==> flow/design.v <==
module alu (input signed [10:0] regA, regB,  
				input [1:0] opcode,
				input clock, computestrobe,
				output reg signed[20:0] result,  
				output reg remain,  
				output reg [20:0] remainder  
				);
	reg [10:0] N, D;
	reg signed [20:0] res_t;
	reg [20:0] rem_t;
	reg signed [22:0] P;
	integer i;
	always @(posedge clock) begin
		if (computestrobe) begin
			res_t = result;
			rem_t = remainder; 
			remain <= 1'b0;
			case(opcode)
			2'b00 : begin 
				res_t = regA + regB;
			end
			2'b01 : begin
				res_t = regA - regB;
			end
			2'b10 : begin
				P = {{11{1'b0}}, regB, 1'b0};
				for (i = 11; i > 0; i = i-1) begin
					case (P [1:0]) 
						2'b01 : P[22:12] = P[22:12] + regA;
						2'b10 : P[22:12] = P[22:12] - regA;
						default: begin end
					endcase
					P = {P[22], P[22:1]};
				end
				res_t = P [21:1];
			end
			2'b11 : begin
				res_t = 21'd0;
				rem_t = 21'd0;
				N = (regA[10] == 1)? -regA: regA;
				D = (regB[10] == 1)? -regB: regB;
				if(D != 11'd0) begin  
					for (i = 10; i >= 0; i = i-1) begin
						rem_t = rem_t << 1;
						rem_t[0] = N[i];
						if (rem_t >= D) begin
							rem_t = rem_t - D;
							res_t[i] = 1'b1;
						end
					end
					if(regA[10] == 1'b1 && rem_t != 21'd0) begin  
						rem_t = D - rem_t;
						res_t = res_t + 1'b1;
					end
					res_t = ((regA[10] == 1)^(regB[10] == 1))? -res_t:res_t;
					remain <= 1'b1;
				end
			end
			default : begin	end
			endcase
			result <= res_t;
			remainder <= rem_t;
		end
	end
endmodule 
module bcdtobin (
	input [31:0] BCD,
	output reg signed [10:0] binout);
	reg signed [10:0] temp;
	always @ (*) begin
		temp = 11'd0;  
		if(BCD[3:0] < 4'b1010) begin  
			temp = temp + BCD[3:0];		
		end else if (BCD[3:0] == 4'b1110) begin  
			temp = -temp;  
		end
		if(BCD[7:4] < 4'b1010) begin  
			temp = temp + (11'd10*BCD[7:4]);		
		end else if (BCD[7:4] == 4'b1110) begin  
			temp = -temp;
		end
		if(BCD[11:8] < 4'b1010) begin  
			temp = temp + (11'd100 * BCD[11:8]);
		end else if (BCD[11:8] == 4'b1110) begin  
			temp = -temp;
		end
		if(BCD[15:12] == 4'b1110) begin  
			temp = -temp;
		end
		binout = temp;
	end
endmodule 
module bintobcd(input signed [20:0] bin,
						output reg [31:0] bcdnum);
		reg [51:0] masterreg;
		reg negative;
		integer i;
		always @(bin) begin
			masterreg = {52{1'b0}};
			negative = (bin[20] == 1)? 1'b1: 1'b0;
			masterreg[19:0] = (negative)? -bin[19:0]: bin[19:0];
			for (i = 0; i < 20; i = i + 1) begin
				if(masterreg[23:20] >= 4'd5 ) begin
				  masterreg[23:20] = masterreg[23:20] + 4'd3;
				end
				if(masterreg[27:24] >= 4'd5 ) begin
				  masterreg[27:24] = masterreg[27:24] + 4'd3;
				end
				if(masterreg[31:28] >= 4'd5 ) begin
				  masterreg[31:28] = masterreg[31:28] + 4'd3;
				end
				if(masterreg[35:32] >= 4'd5 ) begin
				  masterreg[35:32] = masterreg[35:32] + 4'd3;
				end
				if(masterreg[39:36] >= 4'd5 ) begin
				  masterreg[39:36] = masterreg[39:36] + 4'd3;
				end
				if(masterreg[43:40] >= 4'd5 ) begin
				  masterreg[43:40] = masterreg[43:40] + 4'd3;
				end
				if(masterreg[47:44] >= 4'd5 ) begin
				  masterreg[47:44] = masterreg[47:44] + 4'd3;
				end
				masterreg = masterreg << 1;
			end
			masterreg[51:48] = (negative)? 4'b1110 : 4'b1111;
			bcdnum = masterreg[51:20];
		end
	endmodule 
module numlength (input signed [20:0] binary_num,
	output reg [3:0]length);
reg signed [20:0] abs_num;
always @ (*) begin
	abs_num = (binary_num[20] == 1)? -binary_num: binary_num;
	length <= 3'd1;
	if (abs_num > 22'd9) length <= 3'd2;
	if (abs_num > 22'd99) length <= 3'd3;
	if (abs_num > 22'd999) length <= 3'd4;
	if (abs_num > 22'd9999) length <= 3'd5;
	if (abs_num > 22'd99999) length <= 3'd6;
end
endmodule
module resultformatter (input clock, remain,
					input [20:0] ALUresult, ALUremainder,
					output reg [31:0] formattedresult, 
					output reg [31:0] result_formem);
	wire [3:0] length_result, length_remainder;
	reg [31:0] temp_result, temp_result_1, temp_remainder;
	reg [3:0] result_used, result_used_1, remainder_used;
	wire [31:0] result_bcd, remainder_bcd;
	wire result_neg;
	numlength resultlength (.binary_num(ALUresult),
									.length(length_result));
	numlength remainderlength (.binary_num(ALUremainder),
										.length(length_remainder));
	bintobcd result_to_bcd(.bin(ALUresult),
									.bcdnum(result_bcd));
	bintobcd remainder_to_bcd(.bin(ALUremainder),
									.bcdnum(remainder_bcd));
	assign result_neg = ALUresult[20];
	integer i;
	reg [31:0] fr_t, fm_t;
	always @ (posedge clock) begin
		fr_t = formattedresult;
		result_used = 4'd0;
		remainder_used = 4'd0;
		temp_remainder = remainder_bcd;
		temp_result = result_bcd;
		for (i = 0; i < 8; i = i + 1) begin
			fr_t = fr_t >> 4;  
			if (remainder_used < length_remainder && remain) begin  
				fr_t[31:28] = temp_remainder[3:0];  
				temp_remainder = temp_remainder >> 4;  
				remainder_used = remainder_used + 1'd1;  
			end else if (remainder_used == length_remainder && remain) begin
				fr_t[31:28] = 4'b1010;  
				remainder_used = remainder_used + 1'd1;
			end else if (result_used < length_result) begin  
				fr_t[31:28] = temp_result[3:0];  
				temp_result = temp_result >> 4;  
				result_used = result_used + 1'd1;  
			end else if (result_used == length_result && result_neg == 1) begin  
				fr_t[31:28] = 4'b1110;  
				result_used = result_used + 1'd1;
			end else begin
				fr_t[31:28] = 4'b1111;  
			end
		end
		formattedresult <= fr_t;
	end
	always @ (posedge clock) begin
		fm_t = result_formem;
		result_used_1 = 3'd0;
		temp_result_1 = result_bcd;
		for (i = 0; i < 8; i = i + 1) begin
			fm_t = fm_t >> 4;
			if (result_used_1 < length_result && result_used_1 < 3'd3) begin  
				fm_t[31:28] = temp_result_1[3:0];
				temp_result_1 = temp_result_1 >> 4;
				result_used_1 = result_used_1 + 1'd1;
			end else begin
				fm_t[31:28] = 4'b1111;  
			end
		end
		result_formem <= fm_t;
	end
endmodule 
module control (input dig_in,
				input reset_in,
				input ex_in,
				input op_in,
				input bksp_in,
				input MS_in,
				input MR_in,
				input MC_in,
				input sub_in,
				input clock,
				input rst,
				output reg bksp_A,
				output reg bksp_B,
				output reg load_A,
				output reg load_B,
				output reg load_mem,
				output reg clear_mem,
				output reg load_A_mem,
				output reg load_B_mem,
				output reg load_op,
				output reg execute,
				output reg reset_out,
				output reg [1:0] display_select);
	parameter start = 0, op_A = 1, op_A_neg = 2, oprnd = 3, op_B = 4, op_B_neg = 5, result = 6;
	reg[2:0]state;
	always @(posedge clock) begin
		if (rst) state <= start;
		else case(state)
			start: begin
				if (sub_in) state <= op_A_neg;
				if (dig_in || MR_in) state <= op_A;
			end
			op_A: begin
				if(op_in) state <= oprnd;
				if(reset_in) state <= start;
			end
			op_A_neg: begin
				if (sub_in || bksp_in) state <= start;
				if (dig_in || MR_in) state <= op_A;
				if(reset_in) state <= start;
			end
			oprnd: begin
				if (sub_in) state <= op_B_neg;
				if(dig_in) state <= op_B;
				if(reset_in) state <= start;
			end
			op_B: begin
				if(ex_in) state <= result;
				if(reset_in) state <= start;
			end
			op_B_neg: begin
				if (sub_in || bksp_in) state <= oprnd;
				if (dig_in || MR_in) state <= op_B;
				if(reset_in) state <= start;
			end
			result: begin
				if (reset_in) state <= start;
			end
		endcase
	end
	always @(*) begin
		bksp_A <= 0;
		bksp_B <= 0;
		load_A <= 0;
		load_B <= 0;
		load_mem <= (MS_in)? 1'b1:1'b0;
		clear_mem <= (MC_in)? 1'b1:1'b0;
		load_A_mem <= 0;
		load_B_mem <= 0;
		load_op <= 0;
		execute <= 0;
		reset_out <= 0;
		case(state)
			start: begin
				if (MR_in) load_A_mem <=1;
				else if (sub_in || dig_in) load_A <= 1;
				else 	reset_out <= 1;
				display_select <= 2'b00;
			end
			op_A: begin
				if(dig_in) load_A <= 1;
				if(MR_in) load_A_mem <=1;
				if(bksp_in) bksp_A <= 1;
				if (op_in) load_op <= 1;
				display_select = 2'b00;
			end
			op_B: begin
				if(dig_in) load_B <= 1;
				if(MR_in) load_B_mem <=1;
				if(bksp_in) bksp_B <= 1;
				if(ex_in) execute <= 1;
				display_select = 2'b01;
			end
			op_A_neg: begin
				if(dig_in) load_A <= 1;
				if (sub_in || bksp_in) bksp_A <= 1'b1;
				if(MR_in) load_A_mem <=1;
				display_select = 2'b00;
			end
			op_B_neg: begin
				if(dig_in) load_B <= 1;
				if(MR_in) load_B_mem <=1;
				if (sub_in || bksp_in) bksp_B <= 1'b1;
				display_select = 2'b01;
			end
			oprnd: begin
				if (sub_in || dig_in) load_B <= 1'b1;
				display_select = 2'b01;
			end
			result: begin
				display_select = 2'b10;
			end
			default : begin
				display_select <= 2'b00;
			end
		endcase
	end
endmodule
module bcdreg (input clock,
			input rst,
			input [3:0] digit,
			input [31:0] mem,
			input load,
			input bksp,
			input clear,
			input load_mem,
			output reg [31:0] bcdreg
);
	reg [31:0] nxt;
	always @ (posedge clock) begin
			nxt = bcdreg;
			if (rst || clear) begin  
				nxt = {8{4'b1111}};
			end else if (load_mem) begin
				nxt = mem;
			end else if (bksp) begin
				nxt = nxt >> 4;
				nxt[31:28] = 4'b1111;
			end else if (load) begin
				if(nxt[11:8] == 4'b1110) begin 
					nxt[15:0] = nxt[15:0] << 4;
				end else begin
					nxt[11:0] = nxt[11:0] << 4;
				end
				nxt[3:0] = digit;
			end
		bcdreg <= nxt;
	end
endmodule 
module memreg (input clock,
			input rst,
			input [31:0] mem_input,
			input load,
			input clear,
			output reg [31:0] memreg
);
	always @ (posedge clock) begin
			if (rst || clear) begin
				memreg <= {{7{4'b1111}},4'b0000};
			end else if (load) begin
				memreg <= mem_input;
			end 
	end
endmodule 
module memmux (input [1:0] display_select,
					input [31:0] A, B, result,
					output reg [31:0] mem_input);
	always @(*) begin
		case (display_select)
			2'b00 : mem_input = A;
			2'b01 : mem_input = B;
			2'b10 : mem_input = result;
			default : mem_input = A;
		endcase
	end
endmodule 
module displaymux (input [1:0] display_select,
					input [31:0] reg_A, reg_B, reg_result,
					output reg [3:0] hex0_out, hex1_out, hex2_out, hex3_out, hex4_out, hex5_out, hex6_out, hex7_out);
	reg [31:0] selected_reg;
	always @(*) begin
		case (display_select)
			2'b00 : selected_reg = reg_A;
			2'b01 : selected_reg = reg_B;
			2'b10 : selected_reg = reg_result;
			default : selected_reg = reg_A;
		endcase
	 hex0_out = selected_reg[3:0];
	 hex1_out = selected_reg[7:4];
	 hex2_out = selected_reg[11:8];
	 hex3_out = selected_reg[15:12];
	 hex4_out = selected_reg[19:16];
	 hex5_out = selected_reg[23:20];
	 hex6_out = selected_reg[27:24];
	 hex7_out = selected_reg[31:28];
	end
endmodule 
module char_7seg( input [3:0] S,
						output reg [0:6] Display);
	always @(S)
	begin
		case (S)
		4'b0000  : Display <= 7'b0000001;  
		4'b0001  : Display <= 7'b1001111;  
		4'b0010  : Display <= 7'b0010010;  
		4'b0011  : Display <= 7'b0000110;  
		4'b0100  : Display <= 7'b1001100;  
		4'b0101  : Display <= 7'b0100100;  
		4'b0110  : Display <= 7'b0100000;  
		4'b0111  : Display <= 7'b0001111;  
		4'b1000  : Display <= 7'b0000000;  
		4'b1001  : Display <= 7'b0001100;  
		4'b1010  : Display <= 7'b1111010;  
		4'b1110  : Display <= 7'b1111110;  
		default  : Display <= 7'b1111111;  
		endcase
	end
endmodule
module inputhandler (
	input keystrobe,
	input [3:0] keycode,
	output dig_strobe,
	output reset_strobe,
	output ex_strobe,
	output op_strobe,
	output sub_strobe,
	output [3:0] dig_code,
	output [1:0] op_code);
assign dig_strobe = ((keycode < 4'b1010) && keystrobe)? 1'b1:1'b0;
assign reset_strobe = ((keycode == 4'b1010) && keystrobe)? 1'b1:1'b0;
assign ex_strobe = ((keycode == 4'b1011) && keystrobe)? 1'b1:1'b0;
assign op_strobe = ((keycode > 4'b1011) && keystrobe)? 1'b1:1'b0;
assign sub_strobe = ((keycode == 4'b1110) && keystrobe)? 1'b1:1'b0;
assign dig_code = keycode;
assign op_code = ~keycode[1:0];  
endmodule
module opreg (input load,
			input [1:0] op_code,
			input clock,
			output reg [1:0] operator);
	always @ (posedge clock) begin
		if(load)	operator <= op_code;
	end
endmodule 
module posedgetrigger (
		input clock,
		input rst,
		input signal,
		output strobe);
	reg signal_last;
	always @(posedge clock) begin
			if (rst) signal_last <= 1'b0;
			else signal_last <= signal;
	end
	assign strobe = (signal && ~signal_last)? 1'b1:1'b0;
endmodule 
module negedgetrigger (
		input clock,
		input rst,
		input signal,
		output strobe);
	reg signal_last;
	always @(posedge clock) begin
			if (rst) signal_last <= 1'b1;
			else signal_last <= signal;
	end
	assign strobe = (~signal && signal_last)? 1'b1:1'b0;
endmodule 
module PBhandler (
	input [3:0] KEY,
	input clock,
	input rst,
	output bksp_strobe,
	output MS_strobe,
	output MR_strobe,
	output MC_strobe);
negedgetrigger bksp (.clock(clock), .rst(rst), .signal(KEY[0]), .strobe(bksp_strobe));
negedgetrigger MS (.clock(clock), .rst(rst), .signal(KEY[1]), .strobe(MS_strobe));
negedgetrigger MR (.clock(clock), .rst(rst), .signal(KEY[2]), .strobe(MR_strobe));
negedgetrigger MC (.clock(clock), .rst(rst), .signal(KEY[3]), .strobe(MC_strobe));
endmodule
`default_nettype none
module calculator (input CLOCK_50,
							input RESET,
							input KEYPRESSED,
							input [3:0] KEYCODE,
							input [3:0] KEY,
							output [0:6] HEX0, HEX1, HEX2, HEX3, HEX4, HEX5, HEX6, HEX7
							);
		wire clockmain = CLOCK_50;
		wire rst = RESET;
		wire [3:0] keycode = KEYCODE;
		wire keystrobe;
		wire load_A, load_B;
		wire bksp_A, bksp_B;
		posedgetrigger keypressedge (.clock(clockmain), .rst(rst), .signal(KEYPRESSED), .strobe(keystrobe));
		wire dig_strobe, reset_strobe, ex_strobe, op_strobe, sub_strobe;
		wire [3:0] dig_code;
		wire [1:0] op_code;
		inputhandler keypad (
			.keystrobe(keystrobe),
			.keycode(keycode),
			.dig_strobe(dig_strobe),
			.reset_strobe(reset_strobe),
			.ex_strobe(ex_strobe),
			.op_strobe(op_strobe),
			.sub_strobe(sub_strobe),
			.dig_code(dig_code),
			.op_code(op_code)
		);
		wire bksp_strobe, MS_strobe, MR_strobe, MC_strobe;
		PBhandler PB (
			.KEY(KEY),
			.clock(clockmain),
			.rst(rst),
			.bksp_strobe(bksp_strobe),
			.MS_strobe(MS_strobe),
			.MR_strobe(MR_strobe),
			.MC_strobe(MC_strobe)
		);
		wire [1:0] display_select;
		wire load_op, reset_state, execute, load_A_mem, load_B_mem, load_mem, clear_mem;
		control FSM (
			.dig_in(dig_strobe),
			.reset_in(reset_strobe),
			.ex_in(ex_strobe),
			.op_in(op_strobe),
			.bksp_in(bksp_strobe),
			.MS_in(MS_strobe),
			.MR_in(MR_strobe),
			.MC_in(MC_strobe),
			.sub_in(sub_strobe),
			.clock(clockmain),
			.rst(rst),
			.bksp_A(bksp_A),
			.bksp_B(bksp_B),
			.load_A(load_A),
			.load_B(load_B),
			.load_mem(load_mem),
			.clear_mem(clear_mem),
			.load_A_mem(load_A_mem),
			.load_B_mem(load_B_mem),
			.load_op(load_op),
			.reset_out(reset_state),
			.execute(execute),  
			.display_select(display_select)
		);
		wire[31:0] reg_A, reg_B;
		wire [31:0] memory_selected, memory_stored;
		bcdreg operand_A (.clock(clockmain), .rst(rst),
							.digit(dig_code),
							.load(load_A),
							.bksp(bksp_A),
							.clear(reset_state),
							.bcdreg(reg_A),
							.mem(memory_stored),
							.load_mem(load_A_mem)
							);
		bcdreg operand_B (.clock(clockmain), .rst(rst),
							.digit(dig_code),
							.load(load_B),
							.bksp(bksp_B),
							.clear(reset_state),
							.bcdreg(reg_B),
							.mem(memory_stored),
							.load_mem(load_B_mem)
							);
		wire [1:0] operator;
		opreg op (.clock(clockmain),
			.load(load_op),
			.op_code(op_code),
			.operator(operator)
		);
		wire [10:0] reg_A_binary, reg_B_binary;
		wire [31:0] reg_result, reg_memresult;
		wire [20:0] result_bin, remainder_bin; 
		wire remain;
		bcdtobin reg_A_tobinary (.BCD(reg_A), .binout(reg_A_binary));
		bcdtobin reg_B_tobinary (.BCD(reg_B), .binout(reg_B_binary));
		alu alu_1 (.regA(reg_A_binary), 
					.regB(reg_B_binary),
					.opcode(operator),
					.clock(clockmain),
					.computestrobe(execute),
					.result(result_bin),
					.remain(remain),
					.remainder(remainder_bin));
		resultformatter resultformatter_1 (.clock(clockmain),
														.remain(remain),
														.ALUresult(result_bin),
														.ALUremainder(remainder_bin),
														.formattedresult(reg_result),
														.result_formem(reg_memresult));
		memmux memory_select (.display_select(display_select),
									.A(reg_A),
									.B(reg_B),
									.result(reg_memresult),
									.mem_input(memory_selected));
		memreg memory_register (.clock(clockmain), .rst(rst),
										.mem_input(memory_selected),
										.load(load_mem),
										.clear(clear_mem),
										.memreg(memory_stored));
		wire [3:0] hex0char_A, hex1char_A, hex2char_A, bcdneg_A;
		wire [3:0] hex0char_B, hex1char_B, hex2char_B, bcdneg_B;
		wire [3:0] hex0_out, hex1_out, hex2_out, hex3_out, hex4_out, hex5_out, hex6_out, hex7_out;
		displaymux displayMUX (.display_select(display_select),
								.reg_A(reg_A),
								.reg_B(reg_B),
								.reg_result(reg_result),
								.hex0_out(hex0_out), 
								.hex1_out(hex1_out), 
								.hex2_out(hex2_out), 
								.hex3_out(hex3_out), 
								.hex4_out(hex4_out), 
								.hex5_out(hex5_out), 
								.hex6_out(hex6_out), 
								.hex7_out(hex7_out)
								);
		char_7seg H0 (.S(hex0_out), .Display(HEX0));
		char_7seg H1 (.S(hex1_out), .Display(HEX1));
		char_7seg H2 (.S(hex2_out), .Display(HEX2));
		char_7seg H3 (.S(hex3_out), .Display(HEX3));
		char_7seg H4 (.S(hex4_out), .Display(HEX4));
		char_7seg H5 (.S(hex5_out), .Display(HEX5));
		char_7seg H6 (.S(hex6_out), .Display(HEX6));
		char_7seg H7 (.S(hex7_out), .Display(HEX7));
endmodule 
# Step by step through the tools: calculator
# Tool output for the design above before and after an edit, in the order of the flow.
# Lines under "orig" count in the file above, lines under "edited" in the edited file.
# "change" is "edited" less "orig", of the values as shown; "rel_change_pct" is that difference over "orig", in percent.
# Cell names lack the library's common part.
# The mark n/a stands for no value.
# design
top	calculator
clock_port	CLOCK_50
library	sky130hd
corner	tt_025C_1v80

# Edit of the RTL
# The edit as a unified diff against the file above.
# The edited RTL no longer does the same as the RTL above: the edit was made by script, with no optimisation intended.
# begin of diff
@@ -114,5 +114,5 @@
 				end
 				if(masterreg[39:36] >= 4'd5 ) begin
-				  masterreg[39:36] = masterreg[39:36] + 4'd3;
+				  masterreg[39:36] = masterreg[39:36] | 4'd3;
 				end
 				if(masterreg[43:40] >= 4'd5 ) begin
# end of diff

# Word level
# Counts by Yosys on the flattened word-level netlist (proc, flatten, opt, wreduce; memories kept). Register bits leave out memories and registers merged into their read ports (data or address). Print and check cells are left out.
# Yosys's memory passes give these memory sizes; they may raise the number of words (mostly to a power of two), join words into wider ones and drop unused or constant bits.
# word_totals
item	orig	edited	change	rel_change_pct
register_bits	213	213	0	0.00
latchBits	0	0	0	n/a
ramBits	0	0	0	n/a
mem_bits_ro	896	896	0	0.00
clocked_rd_ports_x_width	0	0	0	n/a
memories	8	8	0	0.00
input_bits	11	11	0	0.00
out_inout_bits	56	56	0	0.00
elab_cells	1320	1290	-30	-2.27
# op_classes
item	orig	edited	change	rel_change_pct
n_addsub	295	265	-30	-10.17
multipliers	4	4	0	0.00
div_mod_pow	0	0	0	n/a
cmp	283	283	0	0.00
equal	61	61	0	0.00
n_shift	0	0	0	n/a
muxes	566	566	0	0.00
logic	8	8	0	0.00
reduce_logical	69	69	0	0.00
# mem_list
item	orig	edited
memory_list	16x7 r1 w0; 16x7 r1 w0; 16x7 r1 w0; 16x7 r1 w0; 16x7 r1 w0; 16x7 r1 w0; [+2]	16x7 r1 w0; 16x7 r1 w0; 16x7 r1 w0; 16x7 r1 w0; 16x7 r1 w0; 16x7 r1 w0; [+2]
# The mark [+n] counts cells that are not listed.
# op_table
op	orig	edited	change	rel_change_pct
4-bit two-way mux	273	243	-30	-10.99
2-bit two-way mux	4	34	30	750.00
4-bit by 2-bit adder with 4-bit output (second input constant)	186	158	-28	-15.05
4-bit by 3-bit greater-or-equal comparator with 1-bit output (second input constant)	210	208	-2	-0.95
1-bit by 2-bit adder with 3-bit output (second input constant)	10	8	-2	-20.00
1-bit by 3-bit greater-or-equal comparator with 1-bit output (second input constant)	10	8	-2	-20.00
1-bit by 3-bit greater-or-equal comparator with 1-bit output (both inputs constant)	4	6	2	50.00
3-bit greater-or-equal comparator (second input constant)	0	2	2	n/a
1-bit two-way mux	91	91	0	0.00
3-bit two-way mux	52	52	0	0.00
20-bit two-way mux	47	47	0	0.00
1-bit logical AND	42	42	0	0.00
11-bit two-way mux	33	33	0	0.00
3-bit by 2-bit adder with 3-bit output (second input constant)	24	24	0	0.00
4-bit less-than comparator	18	18	0	0.00
4-bit by 1-bit adder with 4-bit output (second input constant)	15	15	0	0.00
21-bit two-way mux	15	15	0	0.00
11-bit adder	14	14	0	0.00
2-bit == test (second input constant)	13	13	0	0.00
2-bit by 1-bit == test with 1-bit output (second input constant)	12	12	0	0.00
4-bit == test	12	12	0	0.00
21-bit by 11-bit greater-or-equal comparator with 1-bit output	10	10	0	0.00
11-bit case mux with 2-bit select	10	10	0	0.00
11-bit subtractor	10	10	0	0.00
4-bit == test (second input constant)	9	9	0	0.00
12-bit two-way mux	9	9	0	0.00
20-bit by 11-bit subtractor with 20-bit output	9	9	0	0.00
11-bit negator	8	8	0	0.00
# Not every row of either side is listed.

# Logic depth
# Yosys ltp: most cells in a row. Word level: on the elaborated netlist, between registers, memories and ports. Mapped: between sequential cells and ports; inverters and the memories' decode and read muxes count.
# depth
item	orig	edited	change	rel_change_pct
ltp_word	77	77	0	0.00
abc_area	1	1	n/a	n/a
mapped_depth	232	242	10	4.31
mapped_depth_nobuf	213	223	10	4.69

# Mapped cells and area
# The flow's flattened synthesis, as Yosys stat reports it; memories are mapped. The netlist is that of the ABC_AREA named above (0 if unset); the other value can give another one.
# mapped
item	orig	edited	change	rel_change_pct
mapped_cells	8876	8632	-244	-2.75
yosys_area_um2	50781.2	49413.6	-1367.6	-2.69
flip_flops	217	217	0	0.00
# types
cell	orig	edited	change	rel_change_pct
nand2_1	2132	2075	-57	-2.67
o21ai_0	828	771	-57	-6.88
inv_1	1520	1478	-42	-2.76
nand3_1	726	687	-39	-5.37
a21oi_1	376	346	-30	-7.98
ha_1	669	642	-27	-4.04
xor2_1	264	239	-25	-9.47
o31ai_1	42	66	24	57.14
nor3_1	96	111	15	15.62
nand4_1	102	115	13	12.75
buf_1	37	25	-12	-32.43
a211oi_1	18	6	-12	-66.67
nor2_1	880	891	11	1.25
buf_2	11	22	11	100.00
o22ai_1	43	53	10	23.26
nand2_2	41	51	10	24.39
nor4_1	31	22	-9	-29.03
clkbuf_1	143	135	-8	-5.59
# Not every row of either side is listed.

# Timing after synthesis
# OpenSTA on the mapped netlist: ideal clock, no wires. The path of least setup slack (recovery checks aside). Input and output delay are each 20% of the period. Register names are those of the netlist, which keeps one name where synthesis merged equal registers.
# synth_path
item	orig	edited	change	rel_change_pct
path_kind	register -> register	register -> register	n/a	n/a
start	reg operand_A.bcdreg[5]	reg operand_A.bcdreg[1]	n/a	n/a
end	reg alu_1.remainder[18]	reg alu_1.remainder[19]	n/a	n/a
clock_period_ns	50.0	50.0	0.0	0.00
setup_ns	0.146	0.256	0.110	n/a
launch_ns	0.000	0.000	0.000	n/a
arrival_time_ns	31.843	30.168	-1.675	-5.26
setup_slack_ns	18.011	19.576	1.565	n/a
delay_ns	31.989	30.424	-1.565	-4.89
stages	220	230	10	4.55
n_path_buf	22	21	-1	-4.55
synth_period_reached_ns	31.989	30.424	-1.565	-4.89
# "delay_ns" = arrival - input delay + setup time.
# "stages": output pins that drive a net of the path, with the launching flip-flop's if there is one; two outputs of one cell count as two.
# "synth_period_reached_ns" is the clock period less the worst setup slack; recovery checks do not enter. This is arithmetic on one report: input and output delays are still those of the set period (20% each).
# Between the ends stands the longest chain of elaborated cells between them, by number of cells; it is not shown to be the way that was timed. Of several equally long chains one is given.
# Each line given opens the expression or statement behind the cell; cells for indexed reads and writes are added by Yosys, which also makes memories of some case tables.
# synth_via_orig
cell_sequence	dfxtp_1 > inv_1 > nor4_1 > inv_1 > nor2_1 > xor2_1 > nand2_1 > o21ai_0 > inv_1 > ha_1 > fa_1 > nand2_1 > inv_1 > o21a_1 > nor2_1 > nor2_1 > nor2_1 > o21ai_0 > [184 not listed] > nand2_1 > ha_1 > a21oi_1 > inv_1 > a31oi_1 > o21ai_0 > a21oi_1 > o21bai_1 > a21oi_1 > o21bai_1 > nand2_1 > a21oi_1 > inv_1 > nor2_1 > nand3_1 > o21ai_0 > o21ai_0 > a21oi_1
elab_chain_len	70
cone_cells	86
classes_between	17 x add/sub; 1 x mul; 12 x compare; 1 x eq/ne; 53 x mux; 2 x reduce/logical
# synth_lines_orig
item	line	source
start, declared	334	output reg [31:0] bcdreg
start, assigned	354	bcdreg <= nxt;
3-bit by 4-bit multiplier with 7-bit output	78	temp = temp + (11'd10*BCD[7:4]);
11-bit adder	78
11-bit two-way mux	77	if(BCD[7:4] < 4'b1010) begin
11-bit negator	85	temp = -temp;
11-bit two-way mux	84	end else if (BCD[11:8] == 4'b1110) begin
11-bit two-way mux	82	if(BCD[11:8] < 4'b1010) begin
11-bit negator	88	temp = -temp;
[56 not listed]	n/a
21-bit two-way mux	18	case(opcode)
21-bit two-way mux	14	if (computestrobe) begin
21-bit nonzero test	51	if(regA[10] == 1'b1 && rem_t != 21'd0) begin
1-bit logical AND	51
21-bit two-way mux	51
21-bit two-way mux	42	if(D != 11'd0) begin
21-bit two-way mux	18
end, assigned	62	remainder <= rem_t;
end, declared	6	output reg [20:0] remainder
# synth_via_edited
cell_sequence	dfxtp_1 > nor2_1 > nor2_1 > nor2_1 > inv_1 > ha_1 > nor2_1 > xor2_1 > nand2_1 > o21ai_0 > ha_1 > inv_1 > fa_1 > o31ai_1 > inv_1 > nor2_1 > nor2_1 > o21bai_1 > [194 not listed] > ha_1 > nand3_1 > nand2_1 > a21oi_1 > o21bai_1 > nand3_1 > nand2_1 > a21oi_1 > o21bai_1 > nand3_1 > nand2_1 > nand3_1 > inv_1 > nand3_1 > a21oi_1 > nand3_1 > nand2_1 > a21oi_1
elab_chain_len	72
cone_cells	86
classes_between	18 x add/sub; 12 x compare; 54 x mux; 2 x reduce/logical
# synth_lines_edited
item	line	source
start, declared	334	output reg [31:0] bcdreg
start, assigned	354	bcdreg <= nxt;
4-bit less-than comparator	72	if(BCD[3:0] < 4'b1010) begin
4-bit two-way mux	72
11-bit negator	80	temp = -temp;
11-bit two-way mux	79	end else if (BCD[7:4] == 4'b1110) begin
11-bit two-way mux	77	if(BCD[7:4] < 4'b1010) begin
11-bit negator	85	temp = -temp;
11-bit two-way mux	84	end else if (BCD[11:8] == 4'b1110) begin
[58 not listed]	n/a
21-bit two-way mux	18	case(opcode)
21-bit two-way mux	14	if (computestrobe) begin
21-bit nonzero test	51	if(regA[10] == 1'b1 && rem_t != 21'd0) begin
1-bit logical AND	51
21-bit two-way mux	51
21-bit two-way mux	42	if(D != 11'd0) begin
21-bit two-way mux	18
end, assigned	62	remainder <= rem_t;
end, declared	6	output reg [20:0] remainder

# Timing after layout
# Path of least setup slack in the final report of each run of set A (OpenROAD, finished layout, wires in). Where an end is a register, its clock arrival counts in the times.
# layout_path
item	orig	edited	change	rel_change_pct
path_kind	register -> register	register -> register	n/a	n/a
start	reg operand_A.bcdreg[5]	reg operand_A.bcdreg[1]	n/a	n/a
end	reg alu_1.remainder[18]	reg alu_1.result[16]	n/a	n/a
clock_period_ns	50.0	50.0	0.0	0.00
setup_ns	0.15	0.29	0.14	n/a
launch_ns	0.58	0.57	-0.01	-1.72
arrival_time_ns	37.69	35.97	-1.72	-4.56
setup_slack_ns	12.74	14.30	1.56	n/a
stages	202	207	5	2.48
n_path_buf	1	1	0	0.00
# Between the ends stands the longest chain of elaborated cells between them, by number of cells; it is not shown to be the way that was timed. Of several equally long chains one is given.
# layout_via_orig
cell_sequence	dfxtp_1 > inv_1 > nor4_1 > inv_1 > nor2_1 > xor2_1 > nand2_1 > o21ai_0 > inv_1 > ha_1 > fa_1 > nand2_1 > inv_1 > o21a_1 > nor2_1 > nor2_1 > nor2_1 > o21ai_0 > [166 not listed] > nand2_1 > ha_1 > a21oi_1 > inv_1 > a31oi_1 > o21ai_0 > a21oi_1 > o21bai_1 > a21oi_1 > o21bai_1 > nand2_1 > a21oi_1 > inv_1 > nor2_1 > nand3_1 > o21ai_0 > o21ai_0 > a21oi_1
elab_chain_len	70
cone_cells	86
classes_between	17 x add/sub; 1 x mul; 12 x compare; 1 x eq/ne; 53 x mux; 2 x reduce/logical
# layout_lines_orig
item	line	source
start, declared	334	output reg [31:0] bcdreg
start, assigned	354	bcdreg <= nxt;
3-bit by 4-bit multiplier with 7-bit output	78	temp = temp + (11'd10*BCD[7:4]);
11-bit adder	78
11-bit two-way mux	77	if(BCD[7:4] < 4'b1010) begin
11-bit negator	85	temp = -temp;
11-bit two-way mux	84	end else if (BCD[11:8] == 4'b1110) begin
11-bit two-way mux	82	if(BCD[11:8] < 4'b1010) begin
11-bit negator	88	temp = -temp;
[56 not listed]	n/a
21-bit two-way mux	18	case(opcode)
21-bit two-way mux	14	if (computestrobe) begin
21-bit nonzero test	51	if(regA[10] == 1'b1 && rem_t != 21'd0) begin
1-bit logical AND	51
21-bit two-way mux	51
21-bit two-way mux	42	if(D != 11'd0) begin
21-bit two-way mux	18
end, assigned	62	remainder <= rem_t;
end, declared	6	output reg [20:0] remainder
# layout_via_edited
cell_sequence	dfxtp_1 > nor2_1 > nor2_1 > inv_1 > nand2_1 > inv_1 > ha_1 > inv_1 > fa_1 > o21ai_0 > ha_1 > inv_1 > fa_1 > o31ai_1 > inv_1 > nor2_1 > nor3_1 > a31oi_1 > [171 not listed] > nand3_2 > inv_2 > nor2_2 > nor2_1 > nand3_2 > nor2_2 > nand2_4 > nand2_4 > nand2_1 > nand2_1 > ha_1 > nand3_1 > nor2_1 > nand2_1 > nor2_1 > nand3_1 > nand2_2 > nand4_1
elab_chain_len	77
cone_cells	190
classes_between	42 x add/sub; 12 x compare; 133 x mux; 1 x logic; 2 x reduce/logical
# layout_lines_edited
item	line	source
start, declared	334	output reg [31:0] bcdreg
start, assigned	354	bcdreg <= nxt;
4-bit less-than comparator	72	if(BCD[3:0] < 4'b1010) begin
4-bit two-way mux	72
11-bit negator	80	temp = -temp;
11-bit two-way mux	79	end else if (BCD[7:4] == 4'b1110) begin
11-bit two-way mux	77	if(BCD[7:4] < 4'b1010) begin
11-bit negator	85	temp = -temp;
11-bit two-way mux	84	end else if (BCD[11:8] == 4'b1110) begin
[63 not listed]	n/a
21-bit two-way mux	42	if(D != 11'd0) begin
21-bit two-way mux	18	case(opcode)
21-bit two-way mux	14	if (computestrobe) begin
21-bit negator	55	res_t = ((regA[10] == 1)^(regB[10] == 1))? -res_t:res_t;
21-bit two-way mux	55
21-bit two-way mux	42
21-bit case mux with 4-bit select	18
end, assigned	61	result <= res_t;
end, declared	4	output reg signed[20:0] result,

# Layout results
# Runs of the flow (Yosys, OpenROAD) on both versions; the two runs of a pair have the same settings. The constraints put input and output delay at 20% of the set period each and load the outputs with 0.01 pF.
# settings_set_A
ABC_AREA	1
CORE_UTILIZATION	40
period_ns	50.0
CAP_MARGIN	20
CORE_MARGIN	2
SLEW_MARGIN	20
# measured_set_A
item	orig	edited	change	rel_change_pct
yosys_chip_area_um2	50781.2	49413.6	-1367.6	-2.69
design.die.area_um2	129820.0	126362.0	-3458.0	-2.66
cell_area_final_um2	54060.6	52524.1	-1536.5	-2.84
fin_util_frac	0.43	0.43	0.00	n/a
setup_worst_slack_ns	12.741	14.302	1.561	n/a
fin_tns_ns	0.000	0.000	0.000	n/a
hold_ws_ns	0.477	0.474	-0.003	n/a
achieved_period_ns	37.259	35.698	-1.561	-4.19
# settings_set_B
ABC_AREA	1
CELL_PAD_IN_SITES_GLOBAL_PLACEMENT	1
CORE_MARGIN	3
CORE_UTILIZATION	19
CTS_CLUSTER_DIAMETER	53
PLACE_DENSITY	0.48
SETUP_SLACK_MARGIN	5.0
SLEW_MARGIN	0
period_ns	58.1
CAP_MARGIN	20
# measured_set_B
item	orig	edited	change	rel_change_pct
yosys_chip_area_um2	50781.2	49413.6	-1367.6	-2.69
design.die.area_um2	273508.0	266225.0	-7283.0	-2.66
cell_area_final_um2	57088.5	55012.8	-2075.7	-3.64
fin_util_frac	0.215	0.213	-0.002	n/a
setup_worst_slack_ns	20.460	21.545	1.085	n/a
fin_tns_ns	0.000	0.000	0.000	n/a
hold_ws_ns	0.469	0.471	0.002	n/a
achieved_period_ns	37.640	36.555	-1.085	-2.88
# By "achieved_period_ns" is meant the clock period of the run minus its worst setup slack. This is arithmetic on one report: input and output delays are still those of the set period (20% each).
